==> flow/design.v <==
module if_stage (
    input  wire        clk,
    input  wire        rst_n,
    input  wire        stall,
    input  wire        branch_taken,
    input  wire [18:0] branch_target,
    output reg         ibus_valid,
    output reg  [18:0] ibus_addr,
    input  wire [18:0] ibus_rdata,
    output reg  [18:0] pc,
    output reg  [18:0] instruction
);
    always @(posedge clk or negedge rst_n) begin
        if (!rst_n) begin
            pc          <= 19'd0;
            ibus_valid  <= 1'b0;
        end
        else if (!stall) begin
            pc <= branch_taken ? branch_target : pc + 19'd1;
            ibus_valid <= 1'b1;
            ibus_addr  <= pc;
        end
    end
    always @(posedge clk or negedge rst_n) begin
        if (!rst_n)
            instruction <= 19'd0;
        else if (ibus_valid)
            instruction <= ibus_rdata;
    end
endmodule
module id_stage(
    input [18:0] instruction,
    output [4:0] opcode,
    output [2:0] rd,
    output [2:0] rs1,
    output [2:0] rs2,
    output [14:0] immediate,
    output reg [1:0] prediction
);
    assign opcode = instruction[18:14];
    assign rd = instruction[13:11];
    assign rs1 = instruction[10:8];
    assign rs2 = instruction[7:5];
    assign immediate = instruction[14:0];
    always @(*) begin
        case(opcode)
            5'b01010, 5'b01011, 5'b01100: prediction = 2'b10;  
            default: prediction = 2'b00;  
        endcase
    end
endmodule
module regfile(
    input clk,
    input [2:0] rd_addr,
    input [2:0] rs1_addr,
    input [2:0] rs2_addr,
    input [18:0] wb_data,
    input reg_write,
    output [18:0] rs1_data,
    output [18:0] rs2_data
);
    reg [18:0] registers [0:7];
    always @(posedge clk) begin
        if (reg_write && rd_addr != 0)
            registers[rd_addr] <= wb_data;
    end
    assign rs1_data = (rs1_addr == 3'd0) ? 19'd0 : registers[rs1_addr];
    assign rs2_data = (rs2_addr == 3'd0) ? 19'd0 : registers[rs2_addr];
endmodule
module alu(
    input [4:0] opcode,
    input [18:0] operand_a,
    input [18:0] operand_b,
    output reg [18:0] result,
    output reg zero_flag,
    output reg div_by_zero
);
    always @(*) begin
        result = 19'd0;
        div_by_zero = 1'b0;
        case(opcode)
            5'b00000: result = operand_a + operand_b;
            5'b00001: result = operand_a - operand_b;
            5'b00010: result = operand_a * operand_b;
            5'b00011: begin
                div_by_zero = (operand_b == 0);
                result = (operand_b == 0) ? 19'h7FFFF : operand_a / operand_b;
            end
            5'b00100: result = operand_a & operand_b;
            5'b00101: result = operand_a | operand_b;
            5'b00110: result = operand_a ^ operand_b;
            5'b00111: result = ~operand_a;
            5'b01000: result = operand_a + 1;
            5'b01001: result = operand_a - 1;
        endcase
        zero_flag = (result == 0);
    end
endmodule
module cpu_core (
    input  wire        clk,
    input  wire        rst_n,
    output reg         bus_valid,
    output reg         bus_write,
    output reg  [18:0] bus_addr,
    output reg  [18:0] bus_wdata,
    input  wire [18:0] bus_rdata
);
    wire [18:0] if_pc;
    wire [18:0] if_instr;
    wire [4:0]  opcode;
    wire [2:0]  rd, rs1, rs2;
    wire [14:0] imm;
    wire [18:0] rs1_data, rs2_data;
    wire [18:0] alu_result;
    wire        zero_flag;
    wire        div_by_zero;
    wire [18:0] wb_data;
    wire        reg_write;
    wire is_load  = (opcode == 5'b01000);
    wire is_store = (opcode == 5'b01001);
    wire mem_access = is_load | is_store;
    if_stage ifs (
        .clk(clk),
        .rst_n(rst_n),
        .stall(mem_access),           
        .branch_taken(1'b0),
        .branch_target(19'd0),
        .ibus_valid(),                
        .ibus_addr(),                 
        .ibus_rdata(bus_rdata),
        .pc(if_pc),
        .instruction(if_instr)
    );
    id_stage id (
        .instruction(if_instr),
        .opcode(opcode),
        .rd(rd),
        .rs1(rs1),
        .rs2(rs2),
        .immediate(imm),
        .prediction()
    );
    regfile rf (
        .clk(clk),
        .rd_addr(rd),
        .rs1_addr(rs1),
        .rs2_addr(rs2),
        .wb_data(wb_data),
        .reg_write(reg_write),
        .rs1_data(rs1_data),
        .rs2_data(rs2_data)
    );
    alu alu_u (
        .opcode(opcode),
        .operand_a(rs1_data),
        .operand_b(rs2_data),
        .result(alu_result),
        .zero_flag(zero_flag),
        .div_by_zero(div_by_zero)
    );
always @(*) begin
    bus_valid = mem_access;
    bus_write = is_store;
    bus_addr  = alu_result;
    bus_wdata = rs2_data;
end
    assign wb_data =
        (is_load)  ? bus_rdata :
                     alu_result;
    assign reg_write = ~is_store & ~is_load;
endmodule
Appendix: tool output

* Step by step through the tools: cpu_core *
Module cpu_core before and after one edit of its RTL, step after step.
"unedited" refers to lines of the RTL above, "edited" to lines of the edited file.
"change": "edited" minus "unedited" as printed here.
Cell names lack the library's common part.
A cell with -- has no value.

set-up
  design top = cpu_core
  clock = clk
  standard-cell library = sky130hd
  corner = tt_025C_1v80

* The edit *
The edit as a unified diff against the file above.
A script made this edit. It changes what the design does and was not meant as an optimisation.

begin of diff
@@ -85,5 +85,5 @@
             5'b00011: begin
                 div_by_zero = (operand_b == 0);
-                result = (operand_b == 0) ? 19'h7FFFF : operand_a / operand_b;
+                result = (operand_b == 0) ? 19'h7FFFF : operand_a - operand_b;
             end
             5'b00100: result = operand_a & operand_b;
end of diff

* Word level *
Source: Yosys, flattened and elaborated, memories not mapped. Widths are those after wreduce; folded enables and synchronous resets count as part of the registers. Registers that Yosys merges into a memory's read port (data or address) are not register bits. Print and check cells do not count. Equal cells are merged and count once.
Yosys's memory passes give these memory sizes; they may raise the number of words (mostly to a power of two), join words into wider ones and drop unused or constant bits.

cells by class
  what                           unedited  edited  change
  add/sub/neg operators          4         4       0
  multipliers                    1         1       0
  divide/modulo/power cells      1         0       -1
  equality and inequality tests  9         9       0
  mux-type cells                 8         8       0
  bitwise logic cells            8         8       0
  reduce/logical cells           6         6       0

operators by type and width
  operator                   unedited  edited  change
  divider 19 x 19 -> 19 bit  1         0       -1

Unchanged operator kinds not shown: 25.

storage and ports
  what                       unedited  edited  change
  register bits              20        20      0
  bits in writable memories  152       152     0
  memories                   1         1       0

memories
  what                                          unedited                      edited
  shape (words x width / read and write ports)  rf.registers 8 x 19 bit 2R1W  rf.registers 8 x 19 bit 2R1W

* Logic depth *
Yosys ltp: most cells in a row. Word level: on the elaborated netlist, between registers, memories and ports. Mapped: between sequential cells and ports; inverters and the memories' decode and read muxes count.

depth
  what                           unedited  edited  change
  depth in word-level cells      7         7       0
  ABC_AREA                       0         0       --
  mapped depth                   186       32      -154
  gate-level depth less buffers  164       27      -137

* Synthesis result *
Source: synth_stat.txt of the flow (Yosys; design flattened, memories mapped). It holds for the ABC_AREA given above (unset counts as 0); a run with the other value may have another netlist.

mapped netlist
  what                            unedited  edited   change
  standard cells after synthesis  3023      1675     -1348
  synthesis area (sq um)          26086.3   16613.4  -9472.9
  sequential area (sq um)         4669.5    4369.2   -300.3
  flip-flops                      158       148      -10
  buffers                         131       82       -49

cells by type
  cell      unedited  edited  change
  ha_1      314       136     -178
  o21ai_0   177       37      -140
  nand2_1   298       160     -138
  a21oi_1   176       55      -121
  nor2_1    251       136     -115
  o21a_1    77        11      -66
  nor3_1    85        20      -65
  clkbuf_1  93        40      -53
  a21o_1    57        14      -43
  nand3_1   41        9       -32
  xor2_1    44        13      -31
  or3_1     37        6       -31
  xnor2_1   91        64      -27
  o211ai_1  38        13      -25
  mux4_2    43        20      -23
  mux2_2    83        64      -19
  and3_1    22        3       -19
  a31oi_1   30        13      -17

Unchanged cell types not shown: 8.
The list need not be complete.
The figures by module come from a second, unflattened synthesis with its own total; it is not the netlist above.

unflattened totals
  what                                             unedited  edited   change
  cell total of the unflattened synthesis          3200      1886     -1314
  area total of the unflattened synthesis (sq um)  27919.3   18739.2  -9180.1

Each row is one instance without its submodules.

modules, unedited
  module    instances  cells  area (sq um)  seq. area (sq um)
  alu       1          2533   18460.2       0.0
  regfile   1          400    6303.5        3993.8
  if_stage  1          207    2565.0        1546.5
  cpu_core  1          25     330.3         0.0
  id_stage  1          35     260.2         0.0

modules, edited
  module    instances  cells  area (sq um)  seq. area (sq um)
  alu       1          1219   9280.2        0.0
  regfile   1          400    6303.5        3993.8
  if_stage  1          207    2565.0        1546.5
  cpu_core  1          25     330.3         0.0
  id_stage  1          35     260.2         0.0

* Timing after synthesis *
OpenSTA on the mapped netlist: ideal clock, no wires. The path of least setup slack (recovery checks aside). Input and output delay are each 20% of the period. Register names are those of the netlist, which keeps one name where synthesis merged equal registers.

path post-synthesis
  what                           unedited                edited                  change
  path type                      register to output      register to output      --
  from                           reg ifs.instruction[5]  reg ifs.instruction[8]  --
  to                             out bus_addr[0]         out bus_addr[18]        --
  clock period (ns)              45.0                    45.0                    0.0
  external output delay (ns)     9.000                   9.000                   0.000
  data arrival time (ns)         35.934                  7.170                   -28.764
  data required time (ns)        36.000                  36.000                  0.000
  path slack (ns)                0.066                   28.830                  +28.764
  path delay (ns)                35.934                  7.170                   -28.764
  driving pins on the path       169                     29                      -140
  synthesis period reached (ns)  44.934                  16.17                   -28.764

"path delay" is the arrival time less input delay plus setup time.
A path that ends at an output port has no setup time.
"driving pins on the path": output pins that drive a net of the path, with the launching flip-flop's if there is one; two outputs of one cell count as two.
"synthesis period reached" is the clock period less the worst setup slack; recovery checks do not enter. This is arithmetic on one report: input and output delays are still those of the set period (20% each).
The rows between start and end are the longest chain of elaborated cells between them; the timing report does not say that the signal goes this way. Where chains are equally long, one stands for them.
Each line given opens the expression or statement behind the cell; cells for indexed reads and writes are added by Yosys, which also makes memories of some case tables.
The chain passes a memory read, where the word-level depth is cut; so it can be longer than that depth.

on the way, post-synthesis, unedited
  path through = dfrtp_1 buf_6 buf_6 buf_4 buf_2 mux2i_1 mux4_2 buf_1 ha_1 a21oi_1 ha_1 o21a_1 o21ai_0 or4_4 nand2_1 ha_1 o21a_1 o21a_1 [... 133 more ...] o211ai_1 a31oi_1 a221o_1 o21ai_0 clkbuf_1 nand2_1 o21ai_0 ha_1 nor2b_1 o21a_1 o21a_1 o21a_1 o21a_1 o31a_1 o21ai_0 a21oi_1 o41ai_1 nand2_1
  length of the longest elaborated chain = 5
  elaborated cells on any way between the ends = 13
  classes of those cells = add/sub (2); mul (1); div (1); mux (3); logic (3); reduce/logical (2); memory (1)

RTL lines, path post-synthesis, unedited
  what                             RTL line  text
  start, declared                  11        output reg  [18:0] instruction
  start, assigned                  26        instruction <= 19'd0;
  start, assigned                  28        instruction <= ibus_rdata;
  memory read (8 x 19 bit)         62        reg [18:0] registers [0:7];
  2-to-1 mux 19 bit                68        assign rs2_data = (rs2_addr == 3'd0) ? 19'd0 : registers[rs2_addr];
  divider 19 x 19 -> 19 bit        87        result = (operand_b == 0) ? 19'h7FFFF : operand_a / operand_b;
  2-to-1 mux 19 bit                87
  case mux 19 bit (select 10 bit)  81        case(opcode)
  end, declared                    104       output reg  [18:0] bus_addr,

on the way, post-synthesis, edited
  path through = dfrtp_1 buf_6 buf_12 buf_12 buf_12 buf_12 buf_6 mux4_2 nor2_1 nor2_1 nand2_1 fa_1 fa_1 fa_1 inv_1 fa_1 inv_1 fa_1 fa_1 xor2_1 xnor2_1 xnor3_1 xnor2_1 xnor3_1 xnor3_1 xnor3_1 xnor2_1 nand2_1 nand3_1
  length of the longest elaborated chain = 5
  elaborated cells on any way between the ends = 14
  classes of those cells = add/sub (4); mul (1); mux (3); logic (4); reduce/logical (1); memory (1)

RTL lines, path post-synthesis, edited
  what                             RTL line  text
  start, declared                  11        output reg  [18:0] instruction
  start, assigned                  26        instruction <= 19'd0;
  start, assigned                  28        instruction <= ibus_rdata;
  memory read (8 x 19 bit)         62        reg [18:0] registers [0:7];
  2-to-1 mux 19 bit                67        assign rs1_data = (rs1_addr == 3'd0) ? 19'd0 : registers[rs1_addr];
  subtractor 19 bit                87        result = (operand_b == 0) ? 19'h7FFFF : operand_a - operand_b;
  2-to-1 mux 19 bit                87
  case mux 19 bit (select 10 bit)  81        case(opcode)
  end, declared                    104       output reg  [18:0] bus_addr,

* Path in the finished layout *
Path of least setup slack in the final report of each run of pair 1 (OpenROAD, finished layout, wires in). Where an end is a register, its clock arrival counts in the times.

path post-layout
  what                        unedited                edited                  change
  path type                   register to output      register to output      --
  from                        reg ifs.instruction[5]  reg ifs.instruction[5]  --
  to                          out bus_addr[0]         out bus_addr[18]        --
  clock period (ns)           44.3                    44.3                    0.0
  external output delay (ns)  8.86                    8.86                    0.00
  data arrival time (ns)      34.10                   9.74                    -24.36
  data required time (ns)     35.44                   35.44                   0.00
  path slack (ns)             1.34                    25.70                   +24.36
  driving pins on the path    167                     28                      -139

The rows between start and end are the longest chain of elaborated cells between them; the timing report does not say that the signal goes this way. Where chains are equally long, one stands for them.
The chain passes a memory read, where the word-level depth is cut; so it can be longer than that depth.

on the way, post-layout, unedited
  path through = dfrtp_4 buf_4 buf_4 mux4_2 or3_1 o31a_1 nor4_2 and3_1 a21oi_1 ha_1 o21a_1 o21ai_4 or4_4 nand2_1 ha_1 o21a_1 o21a_1 nor2_1 [... 131 more ...] a221o_1 buf_4 o21ai_4 nand2_1 o21ai_0 ha_1 nor2b_1 o21a_1 o21a_1 o21a_1 o21a_1 o31a_1 o21ai_0 a21oi_1 o41ai_2 buf_4 nand2_1 clkbuf_2
  length of the longest elaborated chain = 5
  elaborated cells on any way between the ends = 13
  classes of those cells = add/sub (2); mul (1); div (1); mux (3); logic (3); reduce/logical (2); memory (1)

RTL lines, path post-layout, unedited
  what                             RTL line  text
  start, declared                  11        output reg  [18:0] instruction
  start, assigned                  26        instruction <= 19'd0;
  start, assigned                  28        instruction <= ibus_rdata;
  memory read (8 x 19 bit)         62        reg [18:0] registers [0:7];
  2-to-1 mux 19 bit                68        assign rs2_data = (rs2_addr == 3'd0) ? 19'd0 : registers[rs2_addr];
  divider 19 x 19 -> 19 bit        87        result = (operand_b == 0) ? 19'h7FFFF : operand_a / operand_b;
  2-to-1 mux 19 bit                87
  case mux 19 bit (select 10 bit)  81        case(opcode)
  end, declared                    104       output reg  [18:0] bus_addr,

on the way, post-layout, edited
  path through = dfrtp_2 buf_4 nor2b_1 a22oi_1 o21a_1 inv_1 nand2_1 fa_1 inv_1 fa_1 inv_1 fa_1 inv_1 fa_1 fa_1 inv_1 fa_1 inv_1 ha_1 a21oi_1 o31ai_1 o2111ai_1 nand3_1 o41ai_1 xnor2_1 nand2_1 nand3_1 clkdlybuf4s50_1
  length of the longest elaborated chain = 5
  elaborated cells on any way between the ends = 12
  classes of those cells = add/sub (2); mul (1); mux (3); logic (3); reduce/logical (2); memory (1)

RTL lines, path post-layout, edited
  what                             RTL line  text
  start, declared                  11        output reg  [18:0] instruction
  start, assigned                  26        instruction <= 19'd0;
  start, assigned                  28        instruction <= ibus_rdata;
  memory read (8 x 19 bit)         62        reg [18:0] registers [0:7];
  2-to-1 mux 19 bit                68        assign rs2_data = (rs2_addr == 3'd0) ? 19'd0 : registers[rs2_addr];
  subtractor 19 bit                87        result = (operand_b == 0) ? 19'h7FFFF : operand_a - operand_b;
  2-to-1 mux 19 bit                87
  case mux 19 bit (select 10 bit)  81        case(opcode)
  end, declared                    104       output reg  [18:0] bus_addr,

* Layout results *
Both versions went through the flow (Yosys, OpenROAD) with the same settings in each pair. Constraints: input delay and output delay 20% of the set period each, output load 0.01 pF.

flow settings, pair 1
  CORE_UTILIZATION = 40
  period_ns = 44.3
  CAP_MARGIN = 20
  CORE_MARGIN = 2
  SLEW_MARGIN = 20

measured results, pair 1
  what                                            unedited  edited   change
  area of the synthesized netlist (sq um)         26086.3   16613.4  -9472.9
  die outline area (sq um)                        67275.4   43178.8  -24096.6
  standard-cell area of the final layout (sq um)  32434.9   18241.2  -14193.7
  worst setup slack after layout (ns)             1.335     25.703   +24.368
  sum of negative setup slack (ns)                0.000     0.000    0.000
  worst hold slack in the final report (ns)       0.671     0.514    -0.157
  total power after layout (uW)                   2246      1349     -897

flow settings, pair 2
  CORE_UTILIZATION = 62
  CTS_CLUSTER_DIAMETER = 131
  GPL_ROUTABILITY_DRIVEN = 0
  GPL_TIMING_DRIVEN = 1
  SETUP_SLACK_MARGIN = 5.0
  SLEW_MARGIN = 5
  period_ns = 43.2
  CAP_MARGIN = 20
  CORE_MARGIN = 2

measured results, pair 2
  what                                            unedited  edited   change
  area of the synthesized netlist (sq um)         26086.3   16613.4  -9472.9
  die outline area (sq um)                        43731.2   28121.6  -15609.6
  standard-cell area of the final layout (sq um)  32673.8   18019.8  -14654.0
  worst setup slack after layout (ns)             1.253     24.619   +23.366
  sum of negative setup slack (ns)                0.000     0.000    0.000
  worst hold slack in the final report (ns)       0.667     0.653    -0.014
  total power after layout (uW)                   2313      1373     -940

"total power after layout" is the tool's figure for a default switching activity; nothing was simulated.
